==> flow/design.v <==
module divfreq(clk, rst, clk1kHz);
input clk;
input rst;
output clk1kHz;
reg [20:0]count;
reg clk1kHz_q;
assign clk1kHz = (count >= 21'd24) && !clk1kHz_q;
always @(posedge clk)begin
	if (rst) begin
		count <= 0;
		clk1kHz_q <= 0;
	end else if(count < 24)begin
		count <= count + 1'd1;
	end else begin
		clk1kHz_q <= !clk1kHz_q;
		count <= 0;
	end
end
endmodule
module divfreq20(clk, rst, clk20Hz);
input clk;
input rst;
output clk20Hz;
reg [20:0]count20;
reg clk20Hz_q;
assign clk20Hz = (count20 >= 21'd249) && !clk20Hz_q;
always @(posedge clk)begin
	if (rst) begin
		count20 <= 0;
		clk20Hz_q <= 0;
	end else if(count20 < 249)begin
		count20 <= count20 + 1'd1;
	end else begin
		clk20Hz_q <= !clk20Hz_q;
		count20 <= 0;
	end
end
endmodule
module Barrido_filas(clk, rst, clk20Hz, fil);
	input clk;
	input rst;
	input clk20Hz;
	output reg [3:0] fil;
	reg [1:0] contador;
	always @(posedge clk) begin
		if (rst) begin
			contador <= 'b0;
			fil <= 'b0000;
		end else if (clk20Hz) begin
			case(contador)
				'b00: fil <= 'b1000;
				'b01: fil <= 'b0100;
				'b10: fil <= 'b0010;
				'b11: fil <= 'b0001;
			endcase
			contador <= contador + 'b1;
		end
	end
endmodule
module Comparador_col(clk, rst, fil, col, tecla);
	input clk;
	input rst;
	input [3:0]fil;
	input [3:0]col;
	output reg [3:0] tecla;
	reg [3:0] tecla_q;
	always @(*) begin
		tecla = tecla_q;
		if(col == 'b1000)begin  
			case(fil)
				'b1000: tecla = 'd15;
				'b0100: tecla = 'd1;
				'b0010: tecla = 'd4;
				'b0001: tecla = 'd7;
			default: tecla = 'd15;
			endcase
		end if (col == 'b0100)begin  
			case(fil)
				'b1000: tecla = 'd0;
				'b0100: tecla = 'd2;
				'b0010: tecla = 'd5;
				'b0001: tecla = 'd8;
			default: tecla = 'd15;
			endcase
		end if (col == 'b0010)begin  
			case(fil)
				'b1000: tecla = 'd14;
				'b0100: tecla = 'd3;
				'b0010: tecla = 'd6;
				'b0001: tecla = 'd9;
			default: tecla = 'd15;
			endcase
		end if (col == 'b0001)begin  
			case(fil)
				'b1000: tecla = 'd13;
				'b0100: tecla = 'd10;
				'b0010: tecla = 'd11;
				'b0001: tecla = 'd12;
			default: tecla = 'd15;
			endcase
		end
	end
	always @(posedge clk) begin
		if (rst) tecla_q <= 'd15;
		else tecla_q <= tecla;
	end
endmodule
module Conversor(tecla, CSseg);
	input [3:0] tecla;
	output reg [6:0] CSseg;
	parameter segmin = 7'b1111110;  
	parameter segplus = 7'b1101100;  
	parameter segdiv = 7'b1011011;  
	parameter segmult = 7'b1001000;  
	parameter seg0 = 7'b0000001;  
	parameter seg1 = 7'b1001111;  
	parameter seg2 = 7'b0010010;  
	parameter seg3 = 7'b0000110;  
	parameter seg4 = 7'b1001100;  
	parameter seg5 = 7'b0100100;  
	parameter seg6 = 7'b0100000;  
	parameter seg7 = 7'b0001111;  
	parameter seg8 = 7'b0000000;  
	parameter seg9 = 7'b0000100;  
	parameter segA = 7'b0001000;  
	parameter segb = 7'b1100000;  
	parameter segC = 7'b0110001;  
	parameter segd = 7'b1000010;  
	parameter segE = 7'b0110000;  
	parameter segF = 7'b0111000;  
	parameter sego = 7'b1100010;  
	parameter segh = 7'b1101000;  
	parameter segeq = 7'b1110110;  
	parameter nul = 7'b1111111; 
	always @(*)begin
			case(tecla)
				4'b0000: CSseg = seg0;
				4'b0001: CSseg = seg1;
				4'b0010: CSseg = seg2;
				4'b0011: CSseg = seg3;
				4'b0100: CSseg = seg4;
				4'b0101: CSseg = seg5;
				4'b0110: CSseg = seg6;
				4'b0111: CSseg = seg7;
				4'b1000: CSseg = seg8;
				4'b1001: CSseg = seg9;
				4'b1010: CSseg = segplus;
				4'b1011: CSseg = segmin;
				4'b1100: CSseg = segmult;
				4'b1101: CSseg = segdiv;
				4'b1110: CSseg = segeq;
				4'b1111: CSseg = nul;
			endcase
	end
endmodule
module Barrido_displays(clk, rst, btn, btnres, CSseg, clk1kHz, dres, signo_resultado, Sseg, anodos, Ssegnum1, Ssegnum2, operador, signo1);
	input clk;
	input rst;
	input btn;
	input btnres;
	input [6:0] CSseg;
	input clk1kHz;
	input [23:0] dres;
	input [1:0] signo_resultado;
	output reg [6:0] Sseg;
	output reg [7:0] anodos;
	output reg [20:0] Ssegnum1;
	output reg [20:0] Ssegnum2;
	output reg [6:0] operador;
	output reg [6:0] signo1;	
	reg [6:0] Sseg0;
	reg [6:0] Sseg1;
	reg [6:0] Sseg2;
	reg [6:0] Sseg3;
	reg [6:0] Sseg4;
	reg [6:0] Sseg5;
	reg [6:0] Sseg6;
	reg [6:0] Sseg7;
	parameter segmin = 7'b1111110;  
	parameter segplus = 7'b1101100;  
	parameter segdiv = 7'b1011011;  
	parameter segmult = 7'b1001000;  
	parameter seg0 = 7'b0000001;  
	parameter seg1 = 7'b1001111;  
	parameter seg2 = 7'b0010010;  
	parameter seg3 = 7'b0000110;  
	parameter seg4 = 7'b1001100;  
	parameter seg5 = 7'b0100100;  
	parameter seg6 = 7'b0100000;  
	parameter seg7 = 7'b0001111;  
	parameter seg8 = 7'b0000000;  
	parameter seg9 = 7'b0000100;  
	parameter segeq = 7'b1110110;  
	parameter nul = 7'b1111111; 
	reg [2:0]contadorbar;
	reg btnON;
	reg btnresON;
	reg estado;
	reg [2:0]posdisplay;
	always @(posedge clk) begin
	if (rst) begin
		contadorbar = 3'b0;
		Sseg0 = nul;
		Sseg1 = nul;
		Sseg2 = nul;
		Sseg3 = nul;
		Sseg4 = nul;
		Sseg5 = nul;
		Sseg6 = nul;
		Sseg7 = nul;
		btnON = 1'b0;
		btnresON = 'b0;
		estado = 'b0;
		posdisplay = 'b0;
		anodos <= 8'b11111111;
		Sseg <= nul;
		Ssegnum1 <= {nul, nul, nul};
		Ssegnum2 <= {nul, nul, nul};
		signo1 <= nul;
		operador <= nul;
	end else if (clk1kHz) begin
		if (btnres == 'b0 && btnresON == 'b0)begin
			estado = ~estado;
			btnresON = 'b1;
		end
		if (btnres == 'b1) begin
			btnresON = 'b0;
		end
		contadorbar = contadorbar + 1'b1;
		case(contadorbar)
			3'b000: begin anodos <= 8'b11111110; Sseg <= Sseg0; end
			3'b001: begin anodos <= 8'b11111101; Sseg <= Sseg1; end
			3'b010: begin anodos <= 8'b11111011; Sseg <= Sseg2; end
			3'b011: begin anodos <= 8'b11110111; Sseg <= Sseg3; end
			3'b100: begin anodos <= 8'b11101111; Sseg <= Sseg4; end
			3'b101: begin anodos <= 8'b11011111; Sseg <= Sseg5; end
			3'b110: begin anodos <= 8'b10111111; Sseg <= Sseg6; end
			3'b111: begin anodos <= 8'b01111111; Sseg <= Sseg7; end
		endcase
		if (estado == 0)begin
		if (btn == 'b0 && btnON == 'b0)begin
			posdisplay = posdisplay + 'b1;
			btnON = 'b1;
		end
		if (btn == 'b1) begin
			btnON = 'b0;
		end
		case(posdisplay)
			3'b000: Sseg7 = CSseg;
			3'b001: Sseg6 = CSseg;
			3'b010: Sseg5 = CSseg;
			3'b011: Sseg4 = CSseg;
			3'b100: Sseg3 = CSseg;
			3'b101: Sseg2 = CSseg;
			3'b110: Sseg1 = CSseg;
			3'b111: Sseg0 = CSseg;
		endcase 
		Ssegnum1 <= {Sseg6, Sseg5, Sseg4};
		Ssegnum2 <= {Sseg2, Sseg1, Sseg0};
		signo1 <= Sseg7;
		operador <= Sseg3;
		end
		if (estado == 1) begin
			if(signo_resultado == 2)begin
			Sseg0 = 7'b0110001;  
			Sseg1 = seg0;	 
			Sseg2 = 7'b0110001;	 
			Sseg3 = 7'b0110001;	 
			Sseg4 = 7'b0110000;	 
			Sseg5 = nul;
			Sseg6 = nul;
			Sseg7 = nul;
			end else begin
			case(dres[3:0])
				4'b0000: Sseg0 = seg0;
				4'b0001: Sseg0 = seg1;
				4'b0010: Sseg0 = seg2;
				4'b0011: Sseg0 = seg3;
				4'b0100: Sseg0 = seg4;
				4'b0101: Sseg0 = seg5;
				4'b0110: Sseg0 = seg6;
				4'b0111: Sseg0 = seg7;
				4'b1000: Sseg0 = seg8;
				4'b1001: Sseg0 = seg9;
				default: Sseg0 = nul;
			endcase
			case(dres[7:4])
				4'b0000: Sseg1 = seg0;
				4'b0001: Sseg1 = seg1;
				4'b0010: Sseg1 = seg2;
				4'b0011: Sseg1 = seg3;
				4'b0100: Sseg1 = seg4;
				4'b0101: Sseg1 = seg5;
				4'b0110: Sseg1 = seg6;
				4'b0111: Sseg1 = seg7;
				4'b1000: Sseg1 = seg8;
				4'b1001: Sseg1 = seg9;
				default: Sseg1 = nul;
			endcase
			case(dres[11:8])
				4'b0000: Sseg2 = seg0;
				4'b0001: Sseg2 = seg1;
				4'b0010: Sseg2 = seg2;
				4'b0011: Sseg2 = seg3;
				4'b0100: Sseg2 = seg4;
				4'b0101: Sseg2 = seg5;
				4'b0110: Sseg2 = seg6;
				4'b0111: Sseg2 = seg7;
				4'b1000: Sseg2 = seg8;
				4'b1001: Sseg2 = seg9;
				default: Sseg2 = nul;
			endcase
			case(dres[15:12])
				4'b0000: Sseg3 = seg0;
				4'b0001: Sseg3 = seg1;
				4'b0010: Sseg3 = seg2;
				4'b0011: Sseg3 = seg3;
				4'b0100: Sseg3 = seg4;
				4'b0101: Sseg3 = seg5;
				4'b0110: Sseg3 = seg6;
				4'b0111: Sseg3 = seg7;
				4'b1000: Sseg3 = seg8;
				4'b1001: Sseg3 = seg9;
				default: Sseg3 = nul;
			endcase
			case(dres[19:16])
				4'b0000: Sseg4 = seg0;
				4'b0001: Sseg4 = seg1;
				4'b0010: Sseg4 = seg2;
				4'b0011: Sseg4 = seg3;
				4'b0100: Sseg4 = seg4;
				4'b0101: Sseg4 = seg5;
				4'b0110: Sseg4 = seg6;
				4'b0111: Sseg4 = seg7;
				4'b1000: Sseg4 = seg8;
				4'b1001: Sseg4 = seg9;
				default: Sseg4 = nul;
			endcase
			case(dres[23:20])
				4'b0000: Sseg5 = seg0;
				4'b0001: Sseg5 = seg1;
				4'b0010: Sseg5 = seg2;
				4'b0011: Sseg5 = seg3;
				4'b0100: Sseg5 = seg4;
				4'b0101: Sseg5 = seg5;
				4'b0110: Sseg5 = seg6;
				4'b0111: Sseg5 = seg7;
				4'b1000: Sseg5 = seg8;
				4'b1001: Sseg5 = seg9;
				default: Sseg5 = nul;
			endcase
			if(signo_resultado == 0) begin
				Sseg6 = nul;
				Sseg7 = nul;
			end else begin 
				Sseg6 = segmin;
				Sseg7 = nul;
			end
			end		
		end
	end
	end
endmodule
module Ssegtobin (clk, rst, Ssegnum1, Ssegnum2, signo1, operador, num1, num2, sig1, oper);
	input clk;
	input rst;
	input [20:0] Ssegnum1;
	input [20:0] Ssegnum2;
	input [6:0] signo1;
	input [6:0] operador;
	output reg [9:0] num1;
	output reg [9:0] num2;
	output reg sig1;
	output reg [1:0] oper;
	reg [3:0] digit11;
	reg [3:0] digit12;
	reg [3:0] digit13;
	reg [3:0] digit21;
	reg [3:0] digit22;
	reg [3:0] digit23;
	parameter [6:0] segmin = 7'b1111110;  
	parameter [6:0] segplus = 7'b1101100;  
	parameter [6:0] segdiv = 7'b1011011;  
	parameter [6:0] segmult = 7'b1001000;  
	parameter [6:0] seg0 = 7'b0000001;  
	parameter [6:0] seg1 = 7'b1001111;  
	parameter [6:0] seg2 = 7'b0010010;  
	parameter [6:0] seg3 = 7'b0000110;  
	parameter [6:0] seg4 = 7'b1001100;  
	parameter [6:0] seg5 = 7'b0100100;  
	parameter [6:0] seg6 = 7'b0100000;  
	parameter [6:0] seg7 = 7'b0001111;  
	parameter [6:0] seg8 = 7'b0000000;  
	parameter [6:0] seg9 = 7'b0000100;  
	parameter [6:0] nul = 7'b1111111; 
	reg [3:0] digit11_q;
	reg [3:0] digit12_q;
	reg [3:0] digit13_q;
	reg [3:0] digit21_q;
	reg [3:0] digit22_q;
	reg [3:0] digit23_q;
	reg [1:0] oper_q;
	always @(posedge clk) begin
		if (rst) begin
			digit11_q <= 'b0;
			digit12_q <= 'b0;
			digit13_q <= 'b0;
			digit21_q <= 'b0;
			digit22_q <= 'b0;
			digit23_q <= 'b0;
			oper_q <= 'b0;
		end else begin
			digit11_q <= digit11;
			digit12_q <= digit12;
			digit13_q <= digit13;
			digit21_q <= digit21;
			digit22_q <= digit22;
			digit23_q <= digit23;
			oper_q <= oper;
		end
	end
	always @(*)begin
		digit11 = digit11_q;
		digit12 = digit12_q;
		digit13 = digit13_q;
		digit21 = digit21_q;
		digit22 = digit22_q;
		digit23 = digit23_q;
		oper = oper_q;
		case(Ssegnum1[6:0])
			seg0: digit13 = 'd0;
			seg1: digit13 = 'd1;
			seg2: digit13 = 'd2;
			seg3: digit13 = 'd3;
			seg4: digit13 = 'd4;
			seg5: digit13 = 'd5;
			seg6: digit13 = 'd6;
			seg7: digit13 = 'd7;
			seg8: digit13 = 'd8;
			seg9: digit13 = 'd9;
			default: ;
		endcase
		case(Ssegnum1[13:7])
			seg0: digit12 = 'd0;
			seg1: digit12 = 'd1;
			seg2: digit12 = 'd2;
			seg3: digit12 = 'd3;
			seg4: digit12 = 'd4;
			seg5: digit12 = 'd5;
			seg6: digit12 = 'd6;
			seg7: digit12 = 'd7;
			seg8: digit12 = 'd8;
			seg9: digit12 = 'd9;
			default: ;
		endcase
		case(Ssegnum1[20:14])
			seg0: digit11 = 'd0;
			seg1: digit11 = 'd1;
			seg2: digit11 = 'd2;
			seg3: digit11 = 'd3;
			seg4: digit11 = 'd4;
			seg5: digit11 = 'd5;
			seg6: digit11 = 'd6;
			seg7: digit11 = 'd7;
			seg8: digit11 = 'd8;
			seg9: digit11 = 'd9;
			default: ;
		endcase
		case(Ssegnum2[6:0])
			seg0: digit23 = 'd0;
			seg1: digit23 = 'd1;
			seg2: digit23 = 'd2;
			seg3: digit23 = 'd3;
			seg4: digit23 = 'd4;
			seg5: digit23 = 'd5;
			seg6: digit23 = 'd6;
			seg7: digit23 = 'd7;
			seg8: digit23 = 'd8;
			seg9: digit23 = 'd9;
			default: ;
		endcase
		case(Ssegnum2[13:7])
			seg0: digit22 = 'd0;
			seg1: digit22 = 'd1;
			seg2: digit22 = 'd2;
			seg3: digit22 = 'd3;
			seg4: digit22 = 'd4;
			seg5: digit22 = 'd5;
			seg6: digit22 = 'd6;
			seg7: digit22 = 'd7;
			seg8: digit22 = 'd8;
			seg9: digit22 = 'd9;
			default: ;
		endcase
		case(Ssegnum2[20:14])
			seg0: digit21 = 'd0;
			seg1: digit21 = 'd1;
			seg2: digit21 = 'd2;
			seg3: digit21 = 'd3;
			seg4: digit21 = 'd4;
			seg5: digit21 = 'd5;
			seg6: digit21 = 'd6;
			seg7: digit21 = 'd7;
			seg8: digit21 = 'd8;
			seg9: digit21 = 'd9;
			default: ;
		endcase
		case(operador)
			segplus: oper = 'd0;
			segmin:  oper = 'd1;
			segmult: oper = 'd2;
			segdiv:  oper = 'd3;
			default: ;
		endcase
		sig1 = (signo1 == nul) ? 'd0:'d1;
		num1 = (digit11 * 'd100) + (digit12 * 'd10) + digit13;
		num2 = (digit21 * 'd100) + (digit22 * 'd10) + digit23;
	end
endmodule
module Operacion (num1, num2, sig1, oper, resultado, signo_resultado);
	input [9:0]num1;
	input [9:0]num2;
	input sig1;
	input [1:0]oper;
	output reg [19:0] resultado;
	output reg [1:0] signo_resultado;
	always @(*)begin
		resultado = 'd0;
		signo_resultado = 'd0;
		case(oper)
			'd0: begin	if (sig1 == 0) begin  
						resultado = num1 + num2;
						signo_resultado = 'd0;
					end else begin
						if (num1 > num2)begin
							resultado = num1 - num2;
							signo_resultado = 'd1;
						end else begin
							resultado = num2 - num1;
							signo_resultado = 'd0;
						end
					end
				end
			'd1: begin	if (sig1 == 1) begin  
						resultado = num1 + num2;
						signo_resultado = 'd1;
					end else begin
						if (num2 > num1)begin
							resultado = num2 - num1;
							signo_resultado = 'd1;
						end else begin
							resultado = num1 - num2;
							signo_resultado = 'd0;
						end
					end
				end
			'd2: begin resultado = num1*num2;
							if (sig1 == 0) begin  
								signo_resultado = 'd0;
							end else signo_resultado = 'd1;
			end
			'd3: begin if(num2 != 0 && num1 % num2 == 0) begin  
								resultado = num1/num2;
								if (sig1 == 0) begin  
									signo_resultado = 'd0;
								end else signo_resultado = 'd1;	
							end else signo_resultado = 'd2;
			end
		endcase
	end
endmodule
module Digitos_result (resultado, dres);
	input [19:0] resultado;
	output reg [23:0] dres;
	integer i;
	reg [43:0] sh;
	always @(*)begin
		sh = {24'd0, resultado};
		for (i = 0; i < 20; i = i + 1) begin
			if (sh[23:20] >= 5) sh[23:20] = sh[23:20] + 4'd3;
			if (sh[27:24] >= 5) sh[27:24] = sh[27:24] + 4'd3;
			if (sh[31:28] >= 5) sh[31:28] = sh[31:28] + 4'd3;
			if (sh[35:32] >= 5) sh[35:32] = sh[35:32] + 4'd3;
			if (sh[39:36] >= 5) sh[39:36] = sh[39:36] + 4'd3;
			if (sh[43:40] >= 5) sh[43:40] = sh[43:40] + 4'd3;
			sh = sh << 1;
		end
		dres = sh[43:20];
	end
endmodule
module Calculator2_0(clk, rst, col, btn, btnres, fil, Sseg, anodos);
	input clk;
	input rst;
	input [3:0] col;
	input btn;
	input btnres;
	output [3:0] fil;
	output [6:0] Sseg;
	output [7:0] anodos;
	wire clk1kHz;
	wire clk20Hz;
	wire [3:0]tecla;
	wire [20:0] Ssegnum1;
	wire [20:0] Ssegnum2;
	wire [6:0] signo1;
	wire [6:0] operador;
	wire [9:0] num1;
	wire [9:0] num2;
	wire sig1;
	wire [1:0] oper;
	wire [19:0] resultado;
	wire [1:0] signo_resultado;
	wire [23:0] dres;
	wire [6:0] CSseg;
	divfreq div(clk, rst, clk1kHz);
	divfreq20 div20(clk, rst, clk20Hz);
	Barrido_filas barfil(clk, rst, clk20Hz, fil);
	Comparador_col comp(clk, rst, fil, col, tecla);
	Conversor print(tecla, CSseg);
	Barrido_displays bardisp(clk, rst, btn, btnres, CSseg, clk1kHz, dres, signo_resultado, Sseg, anodos, Ssegnum1, Ssegnum2, operador, signo1);
	Ssegtobin convsegtobin(clk, rst, Ssegnum1, Ssegnum2, signo1, operador, num1, num2, sig1, oper);
	Operacion op(num1, num2, sig1, oper, resultado, signo_resultado);
	Digitos_result digres(resultado, dres);
endmodule
Memo
Re: synthesis data of Calculator2_0

# Reports on Calculator2_0

Module Calculator2_0 before and after one edit of its RTL, step after step.
Lines under "before" count in the file above, lines under "after" in the edited file.
"change": "after" minus "before" as printed here. "rel. change": 100 x difference / "before".
Operators carry their Yosys type and port widths (W data, S select, Z words).
Cell names lack the library's common part.
Not given: -

Top module: Calculator2_0
Clock port: clk
Standard-cell library: sky130hd
Corner: tt_025C_1v80

# The edit

Unified diff, file above to edited file.
The edited RTL no longer does the same as the RTL above: the edit was made by script, with no optimisation intended.

```diff
@@ -609,5 +609,5 @@
 	wire sig1;
 	wire [1:0] oper;
-	wire [19:0] resultado;
+	wire [18:0] resultado;
 	wire [1:0] signo_resultado;
 	wire [23:0] dres;
```

# Word-level counts

Counts by Yosys on the flattened word-level netlist (proc, flatten, opt, wreduce; memories kept). Register bits leave out memories and registers merged into their read ports (data or address). Print and check cells are left out.
Yosys's memory passes give these memory sizes; they may raise the number of words (mostly to a power of two), join words into wider ones and drop unused or constant bits.

Operators by class:

| element                       | before | after | change | rel. change (%) |
| $add $sub $neg                | 111    | 105   | -6     | -5.41 |
| multiply operators            | 5      | 5     | 0      | 0.00 |
| div/mod/pow operators         | 2      | 2     | 0      | 0.00 |
| magnitude comparators         | 105    | 99    | -6     | -5.71 |
| equality and inequality tests | 88     | 88    | 0      | 0.00 |
| shift operators               | 0      | 0     | 0      | - |
| mux-type cells                | 166    | 160   | -6     | -3.61 |
| bitwise logic cells           | 8      | 8     | 0      | 0.00 |
| reduce/logical cells          | 35     | 35    | 0      | 0.00 |

Operators with widths:

| kind                  | before | after | change | rel. change (%) |
| $ge A4 B3 Y1 const B  | 93     | 87    | -6     | -6.45 |
| $mux W4               | 86     | 81    | -5     | -5.81 |
| $add A4 B2 Y4 const B | 80     | 75    | -5     | -6.25 |
| $mux W20              | 5      | 0     | -5     | -100.00 |
| $mux W19              | 0      | 5     | +5     | - |
| $mux W3               | 21     | 20    | -1     | -4.76 |
| $add A3 B2 Y3 const B | 13     | 12    | -1     | -7.69 |
| $mul A10 B10 Y20      | 1      | 0     | -1     | -100.00 |
| $pmux W20 S4          | 1      | 0     | -1     | -100.00 |
| $mul A10 B10 Y19      | 0      | 1     | +1     | - |
| $pmux W19 S4          | 0      | 1     | +1     | - |

Operator kinds equal on both sides are left out: 59.

Word-level totals:

| element                         | before | after | change | rel. change (%) |
| register bits                   | 216    | 216   | 0      | 0.00 |
| bits in latches                 | 0      | 0     | 0      | - |
| RAM bits                        | 0      | 0     | 0      | - |
| bits in read-only memories      | 784    | 784   | 0      | 0.00 |
| clocked read ports x word width | 0      | 0     | 0      | - |
| memories                        | 7      | 7     | 0      | 0.00 |
| bits of input ports             | 8      | 8     | 0      | 0.00 |

Memory list:

| element                                 | before                                                                       | after |
| words x width with read and write ports | 16x7 r1 w0; 16x7 r1 w0; 16x7 r1 w0; 16x7 r1 w0; 16x7 r1 w0; 16x7 r1 w0; (+1) | 16x7 r1 w0; 16x7 r1 w0; 16x7 r1 w0; 16x7 r1 w0; 16x7 r1 w0; 16x7 r1 w0; (+1) |

The mark (+n) counts cells that are not listed.

# Longest topological paths

Longest topological path by Yosys (ltp), each cell counted once; first at word level (registers and memories cut), then after technology mapping (sequential cells cut; the memories' decode and read muxes count).

Depth:

| element                      | before | after | change | rel. change (%) |
| word-level depth             | 48     | 46    | -2     | -4.17 |
| ABC_AREA                     | 0      | 0     | -      | - |
| mapped depth                 | 578    | 568   | -10    | -1.73 |
| mapped depth without buffers | 541    | 535   | -6     | -1.11 |

# Mapped cells and area

Source: synth_stat.txt of the flow (Yosys; design flattened, memories mapped). It holds for the ABC_AREA given above (unset counts as 0); a run with the other value may have another netlist.

Synthesis totals:

| element              | before  | after   | change  | rel. change (%) |
| cells in the netlist | 7700    | 7594    | -106    | -1.38 |
| mapped area (um2)    | 57043.5 | 55145.4 | -1898.1 | -3.33 |
| flip-flop cells      | 288     | 288     | 0       | 0.00 |
| buffers              | 261     | 252     | -9      | -3.45 |

Cells by type:

| type     | before | after | change | rel. change (%) |
| o31ai_1  | 232    | 146   | -86    | -37.07 |
| o21ai_0  | 234    | 312   | +78    | +33.33 |
| nor3_1   | 433    | 369   | -64    | -14.78 |
| nand2_1  | 838    | 780   | -58    | -6.92 |
| nor2_1   | 706    | 762   | +56    | +7.93 |
| o21ai_1  | 55     | 107   | +52    | +94.55 |
| xor2_1   | 101    | 133   | +32    | +31.68 |
| and2_1   | 60     | 92    | +32    | +53.33 |
| nor2b_1  | 51     | 83    | +32    | +62.75 |
| buf_6    | 33     | 1     | -32    | -96.97 |
| mux2_2   | 93     | 124   | +31    | +33.33 |
| a21o_1   | 78     | 107   | +29    | +37.18 |
| clkbuf_1 | 169    | 197   | +28    | +16.57 |
| a21o_2   | 28     | 1     | -27    | -96.43 |
| and2_2   | 25     | 0     | -25    | -100.00 |
| and3_2   | 22     | 0     | -22    | -100.00 |
| nand4_1  | 97     | 76    | -21    | -21.65 |
| a211oi_1 | 110    | 90    | -20    | -18.18 |

Cell types equal on both sides are left out: 17.
The list need not be complete.
By module: a second synthesis without flattening, with its own total; a netlist apart from the flattened one above.

Unflattened totals:

| element                            | before  | after   | change | rel. change (%) |
| cells (unflattened synthesis)      | 7736    | 7737    | +1     | +0.01 |
| area (unflattened synthesis) (um2) | 57497.6 | 57501.4 | +3.8   | +0.01 |

Rows give one instance, submodules left out.

Modules, before:

| module           | times used | cells | area (um2) | seq. area (um2) |
| Operacion        | 1          | 4559  | 32224.7    | 0.0 |
| Digitos_result   | 1          | 1332  | 9123.8     | 0.0 |
| Barrido_displays | 1          | 902   | 7773.7     | 2722.6 |
| Ssegtobin        | 1          | 695   | 5864.4     | 1601.5 |
| divfreq20        | 1          | 61    | 718.2      | 440.4 |
| divfreq          | 1          | 48    | 638.1      | 440.4 |
| Comparador_col   | 1          | 86    | 634.4      | 80.1 |
| Barrido_filas    | 1          | 25    | 270.3      | 120.1 |
| Conversor        | 1          | 28    | 250.2      | 0.0 |
| Calculator2_0    | 1          | 0     | 0.0        | 0.0 |

Modules, after:

| module           | times used | cells | area (um2) | seq. area (um2) |
| Operacion        | 1          | 4559  | 32224.7    | 0.0 |
| Digitos_result   | 1          | 1332  | 9123.8     | 0.0 |
| Barrido_displays | 1          | 902   | 7773.7     | 2722.6 |
| Ssegtobin        | 1          | 695   | 5864.4     | 1601.5 |
| divfreq20        | 1          | 61    | 718.2      | 440.4 |
| divfreq          | 1          | 48    | 638.1      | 440.4 |
| Comparador_col   | 1          | 86    | 634.4      | 80.1 |
| Barrido_filas    | 1          | 25    | 270.3      | 120.1 |
| Conversor        | 1          | 28    | 250.2      | 0.0 |
| Calculator2_0    | 1          | 1     | 3.8        | 0.0 |

# Path before layout

Source: OpenSTA report_checks on the synthesized netlist (no wires, ideal clock, input and output delay 20% of the period each), path of least setup slack; recovery checks are left aside. Register names are those of the netlist, which keeps one name where synthesis merged equal registers.

Timing path post-synthesis:

| element                       | before                        | after                         | change | rel. change (%) |
| path type                     | register to register          | register to register          | -      | - |
| start                         | register bardisp.Ssegnum2[12] | register bardisp.Ssegnum2[10] | -      | - |
| end                           | register bardisp.Sseg3[2]     | register bardisp.Sseg5[3]     | -      | - |
| clock period (ns)             | 110.0                         | 110.0                         | 0.0    | 0.00 |
| library setup time (ns)       | 0.074                         | 0.126                         | +0.052 | - |
| time at the first pin (ns)    | 0.000                         | 0.000                         | 0.000  | - |
| arrival time (ns)             | 104.593                       | 104.279                       | -0.314 | -0.30 |
| required time (ns)            | 109.926                       | 109.874                       | -0.052 | -0.05 |
| path slack (ns)               | 5.333                         | 5.595                         | +0.262 | - |
| delay of the path (ns)        | 104.667                       | 104.405                       | -0.262 | -0.25 |
| driving pins on the path      | 547                           | 531                           | -16    | -2.93 |
| path buffers                  | 40                            | 41                            | +1     | +2.50 |
| synthesis period reached (ns) | 104.667                       | 104.405                       | -0.262 | -0.25 |

"delay of the path" = arrival - input delay + setup time.
"driving pins on the path": output pins that drive a net of the path, with the launching flip-flop's if there is one; two outputs of one cell count as two.
"synthesis period reached" = period - worst setup slack (recovery checks aside). The figure is calculated, with input and output delays left at 20% of the set period.
The rows between start and end are the longest chain of elaborated cells between them; the timing report does not say that the signal goes this way. Where chains are equally long, one stands for them.
A line is the first line of the expression or statement that the cell stems from. Yosys adds cells for indexed reads and writes and turns some case tables into memories.
The chain passes a memory read, where the word-level depth is cut; so it can be longer than that depth.
A register here has more assigning lines than the two given.

Between the ends, post-synthesis, before:
Path through: dfxtp_1 or3_1 nor2_1 nand3_1 o21ai_0 or3_1 nor2b_1 clkbuf_1 mux2i_1 ha_1 fa_1 fa_1 clkbuf_1 inv_1 ha_1 o21ai_0 o2bb2ai_1 mux2_2 (+511 left out) o31a_1 o21ai_0 and2_1 ha_1 or4_1 a311oi_2 or2_1 clkbuf_4 ha_1 inv_1 a21oi_1 o21ai_0 o21ai_1 inv_1 ha_1 o221a_1 o21a_1 a31oi_1
Length of the longest elaborated chain: 51
Elaborated cells between the ends (all ways): 233

Ends and longest elaborated chain, post-synthesis, before:

| element           | line | text |
| from (decl)       | 168  | `output reg [20:0] Ssegnum2;` |
| from (assign)     | 218  | `Ssegnum2 <= {nul, nul, nul};` |
| from (assign)     | 259  | `Ssegnum2 <= {Sseg2, Sseg1, Sseg0};` |
| $eq A7 B3 Y1      | 482  | `case(Ssegnum2[13:7])` |
| $pmux W4 S10      | 482  |  |
| $mul A4 B3 Y7     | 517  | `num2 = (digit21 * 'd100) + (digit22 * 'd10) + digit23;` |
| $add A10 B10 Y10  | 517  |  |
| $add A10 B4 Y10   | 517  |  |
| $mod A10 B10 Y32  | 562  | `'d3: begin if(num2 != 0 && num1 % num2 == 0) begin` |
| $logic_not A32 Y1 | 562  |  |
| (+37 left out)    | -    |  |
| $add A4 B2 Y4     | 581  | `if (sh[27:24] >= 5) sh[27:24] = sh[27:24] + 4'd3;` |
| $mux W4           | 581  |  |
| $add A4 B2 Y4     | 582  | `if (sh[31:28] >= 5) sh[31:28] = sh[31:28] + 4'd3;` |
| $mux W4           | 582  |  |
| $mem_v2 Z16 W7    | 313  | `case(dres[15:12])` |
| $mux W7           | 264  | `if(signo_resultado == 2)begin` |
| $mux W7           | 263  | `if (estado == 1) begin` |
| to (assign)       | 253  | `3'b100: Sseg3 = CSseg;` |
| to (assign)       | 314  | `4'b0000: Sseg3 = seg0;` |
| to (decl)         | 174  | `reg [6:0] Sseg3;` |

Between the ends, post-synthesis, after:
Path through: dfxtp_1 clkbuf_1 nor2b_1 a21oi_1 and3_1 inv_1 nor2_1 mux2_2 ha_1 ha_1 fa_1 ha_1 ha_1 buf_2 o21ai_1 o21bai_1 a21oi_2 xor2_2 (+495 left out) xnor3_1 ha_1 inv_1 a21oi_1 a21oi_1 a21oi_1 xnor2_1 inv_1 ha_1 inv_1 ha_1 a21oi_1 xnor2_1 inv_1 ha_1 mux2_2 a222oi_1 nand2_1
Length of the longest elaborated chain: 49
Elaborated cells between the ends (all ways): 275

Ends and longest elaborated chain, post-synthesis, after:

| element           | line | text |
| from (decl)       | 168  | `output reg [20:0] Ssegnum2;` |
| from (assign)     | 218  | `Ssegnum2 <= {nul, nul, nul};` |
| from (assign)     | 259  | `Ssegnum2 <= {Sseg2, Sseg1, Sseg0};` |
| $eq A7 B3 Y1      | 482  | `case(Ssegnum2[13:7])` |
| $pmux W4 S10      | 482  |  |
| $mul A4 B3 Y7     | 517  | `num2 = (digit21 * 'd100) + (digit22 * 'd10) + digit23;` |
| $add A10 B10 Y10  | 517  |  |
| $add A10 B4 Y10   | 517  |  |
| $mod A10 B10 Y32  | 562  | `'d3: begin if(num2 != 0 && num1 % num2 == 0) begin` |
| $logic_not A32 Y1 | 562  |  |
| (+35 left out)    | -    |  |
| $add A4 B2 Y4     | 583  | `if (sh[35:32] >= 5) sh[35:32] = sh[35:32] + 4'd3;` |
| $mux W4           | 583  |  |
| $add A4 B2 Y4     | 584  | `if (sh[39:36] >= 5) sh[39:36] = sh[39:36] + 4'd3;` |
| $mux W4           | 584  |  |
| $mem_v2 Z16 W7    | 339  | `case(dres[23:20])` |
| $mux W7           | 264  | `if(signo_resultado == 2)begin` |
| $mux W7           | 263  | `if (estado == 1) begin` |
| to (assign)       | 251  | `3'b010: Sseg5 = CSseg;` |
| to (assign)       | 270  | `Sseg5 = nul;` |
| to (decl)         | 176  | `reg [6:0] Sseg5;` |

# Worst path after layout

From the final timing report of the runs of set A: the path of least setup slack in the routed layout; clock arrival at registers is part of the times.

Timing path post-layout:

| element                    | before                        | after                         | change | rel. change (%) |
| path type                  | register to register          | register to register          | -      | - |
| start                      | register bardisp.Ssegnum2[11] | register bardisp.Ssegnum2[11] | -      | - |
| end                        | register bardisp.Sseg3[2]     | register bardisp.Sseg1[2]     | -      | - |
| clock period (ns)          | 110.0                         | 110.0                         | 0.0    | 0.00 |
| library setup time (ns)    | 0.07                          | 0.05                          | -0.02  | - |
| time at the first pin (ns) | 0.55                          | 0.53                          | -0.02  | -3.64 |
| arrival time (ns)          | 103.32                        | 102.86                        | -0.46  | -0.45 |
| required time (ns)         | 110.48                        | 110.48                        | 0.00   | 0.00 |
| path slack (ns)            | 7.17                          | 7.62                          | +0.45  | - |
| driving pins on the path   | 520                           | 515                           | -5     | -0.96 |
| path buffers               | 10                            | 16                            | +6     | +60.00 |

The rows between start and end are the longest chain of elaborated cells between them; the timing report does not say that the signal goes this way. Where chains are equally long, one stands for them.
The chain passes a memory read, where the word-level depth is cut; so it can be longer than that depth.
A register here has more assigning lines than the two given.

Between the ends, post-layout, before:
Path through: dfxtp_1 or3_4 nor4_2 a211oi_2 nor2b_4 a21oi_2 inv_1 ha_1 ha_1 fa_1 xnor2_1 ha_1 ha_1 nand2_1 o31a_2 o21ai_2 xor2_2 buf_4 (+484 left out) o221ai_2 o31a_1 o21ai_0 and2_1 ha_1 or4_1 a311oi_2 or2_4 ha_1 inv_1 a21oi_1 o21ai_0 o21ai_2 inv_1 ha_1 o221a_1 o21a_1 a31oi_1
Length of the longest elaborated chain: 51
Elaborated cells between the ends (all ways): 233

Ends and longest elaborated chain, post-layout, before:

| element           | line | text |
| from (decl)       | 168  | `output reg [20:0] Ssegnum2;` |
| from (assign)     | 218  | `Ssegnum2 <= {nul, nul, nul};` |
| from (assign)     | 259  | `Ssegnum2 <= {Sseg2, Sseg1, Sseg0};` |
| $eq A7 B3 Y1      | 482  | `case(Ssegnum2[13:7])` |
| $pmux W4 S10      | 482  |  |
| $mul A4 B3 Y7     | 517  | `num2 = (digit21 * 'd100) + (digit22 * 'd10) + digit23;` |
| $add A10 B10 Y10  | 517  |  |
| $add A10 B4 Y10   | 517  |  |
| $mod A10 B10 Y32  | 562  | `'d3: begin if(num2 != 0 && num1 % num2 == 0) begin` |
| $logic_not A32 Y1 | 562  |  |
| (+37 left out)    | -    |  |
| $add A4 B2 Y4     | 581  | `if (sh[27:24] >= 5) sh[27:24] = sh[27:24] + 4'd3;` |
| $mux W4           | 581  |  |
| $add A4 B2 Y4     | 582  | `if (sh[31:28] >= 5) sh[31:28] = sh[31:28] + 4'd3;` |
| $mux W4           | 582  |  |
| $mem_v2 Z16 W7    | 313  | `case(dres[15:12])` |
| $mux W7           | 264  | `if(signo_resultado == 2)begin` |
| $mux W7           | 263  | `if (estado == 1) begin` |
| to (assign)       | 253  | `3'b100: Sseg3 = CSseg;` |
| to (assign)       | 314  | `4'b0000: Sseg3 = seg0;` |
| to (decl)         | 174  | `reg [6:0] Sseg3;` |

Between the ends, post-layout, after:
Path through: dfxtp_1 nor3b_1 nor2b_1 a21oi_1 and3_1 inv_1 nor2_4 mux2_2 ha_1 ha_1 fa_1 xnor2_1 ha_1 ha_1 a21oi_1 nand2_1 o211ai_1 buf_4 (+479 left out) a21oi_1 o31ai_4 ha_1 inv_1 nor2_1 a2111oi_4 a211oi_1 a211oi_1 ha_1 nor2b_1 o211ai_1 o21a_1 inv_1 ha_1 nand2_1 o21ai_1 a221o_1 nand2_1
Length of the longest elaborated chain: 49
Elaborated cells between the ends (all ways): 143

Ends and longest elaborated chain, post-layout, after:

| element           | line | text |
| from (decl)       | 168  | `output reg [20:0] Ssegnum2;` |
| from (assign)     | 218  | `Ssegnum2 <= {nul, nul, nul};` |
| from (assign)     | 259  | `Ssegnum2 <= {Sseg2, Sseg1, Sseg0};` |
| $eq A7 B3 Y1      | 482  | `case(Ssegnum2[13:7])` |
| $pmux W4 S10      | 482  |  |
| $mul A4 B3 Y7     | 517  | `num2 = (digit21 * 'd100) + (digit22 * 'd10) + digit23;` |
| $add A10 B10 Y10  | 517  |  |
| $add A10 B4 Y10   | 517  |  |
| $mod A10 B10 Y32  | 562  | `'d3: begin if(num2 != 0 && num1 % num2 == 0) begin` |
| $logic_not A32 Y1 | 562  |  |
| (+35 left out)    | -    |  |
| $ge A4 B3 Y1      | 580  | `if (sh[23:20] >= 5) sh[23:20] = sh[23:20] + 4'd3;` |
| $mux W4           | 580  |  |
| $add A4 B2 Y4     | 580  |  |
| $mux W4           | 580  |  |
| $mem_v2 Z16 W7    | 287  | `case(dres[7:4])` |
| $mux W7           | 264  | `if(signo_resultado == 2)begin` |
| $mux W7           | 263  | `if (estado == 1) begin` |
| to (assign)       | 255  | `3'b110: Sseg1 = CSseg;` |
| to (assign)       | 266  | `Sseg1 = seg0;` |
| to (decl)         | 172  | `reg [6:0] Sseg1;` |

# Layout results

Both versions went through the flow (Yosys, OpenROAD) with the same settings in each pair. Constraints: input delay and output delay 20% of the set period each, output load 0.01 pF.

Flow settings, set A:
CORE_UTILIZATION: 40
period_ns: 110
CAP_MARGIN: 20
CORE_MARGIN: 2
SLEW_MARGIN: 20

Final reports, set A:

| element                                   | before   | after    | change  | rel. change (%) |
| synthesis area (um2)                      | 57043.5  | 55145.4  | -1898.1 | -3.33 |
| die footprint (um2)                       | 145645.0 | 140850.0 | -4795.0 | -3.29 |
| utilization of the finished layout (%)    | 43.6     | 43.9     | +0.3    | - |
| worst setup slack after layout (ns)       | 7.166    | 7.621    | +0.455  | - |
| total negative slack on setup checks (ns) | 0.000    | 0.000    | 0.000   | - |
| smallest hold slack (ns)                  | 0.456    | 0.451    | -0.005  | - |
| period achieved (ns)                      | 102.834  | 102.379  | -0.455  | -0.44 |

Flow settings, set B:
CAP_MARGIN: 25
CELL_PAD_IN_SITES_DETAIL_PLACEMENT: 1
CORE_ASPECT_RATIO: 0.62
CORE_UTILIZATION: 28
CTS_CLUSTER_DIAMETER: 308
CTS_CLUSTER_SIZE: 29
GPL_TIMING_DRIVEN: 0
PLACE_DENSITY_LB_ADDON: 0.02
SETUP_SLACK_MARGIN: -2.0
SLEW_MARGIN: 40
period_ns: 151.0
CORE_MARGIN: 2

Final reports, set B:

| element                                   | before   | after    | change  | rel. change (%) |
| synthesis area (um2)                      | 57043.5  | 55145.4  | -1898.1 | -3.33 |
| die footprint (um2)                       | 207456.0 | 200616.0 | -6840.0 | -3.30 |
| utilization of the finished layout (%)    | 30.7     | 30.7     | 0.0     | - |
| worst setup slack after layout (ns)       | 22.322   | 18.691   | -3.631  | - |
| total negative slack on setup checks (ns) | 0.000    | 0.000    | 0.000   | - |
| smallest hold slack (ns)                  | 0.463    | 0.465    | +0.002  | - |
| period achieved (ns)                      | 128.678  | 132.309  | +3.631  | +2.82 |

"period achieved" is the run's clock period less its worst setup slack. It is reckoned from that one timing run; input and output delays stay at 20% of the period that was set.
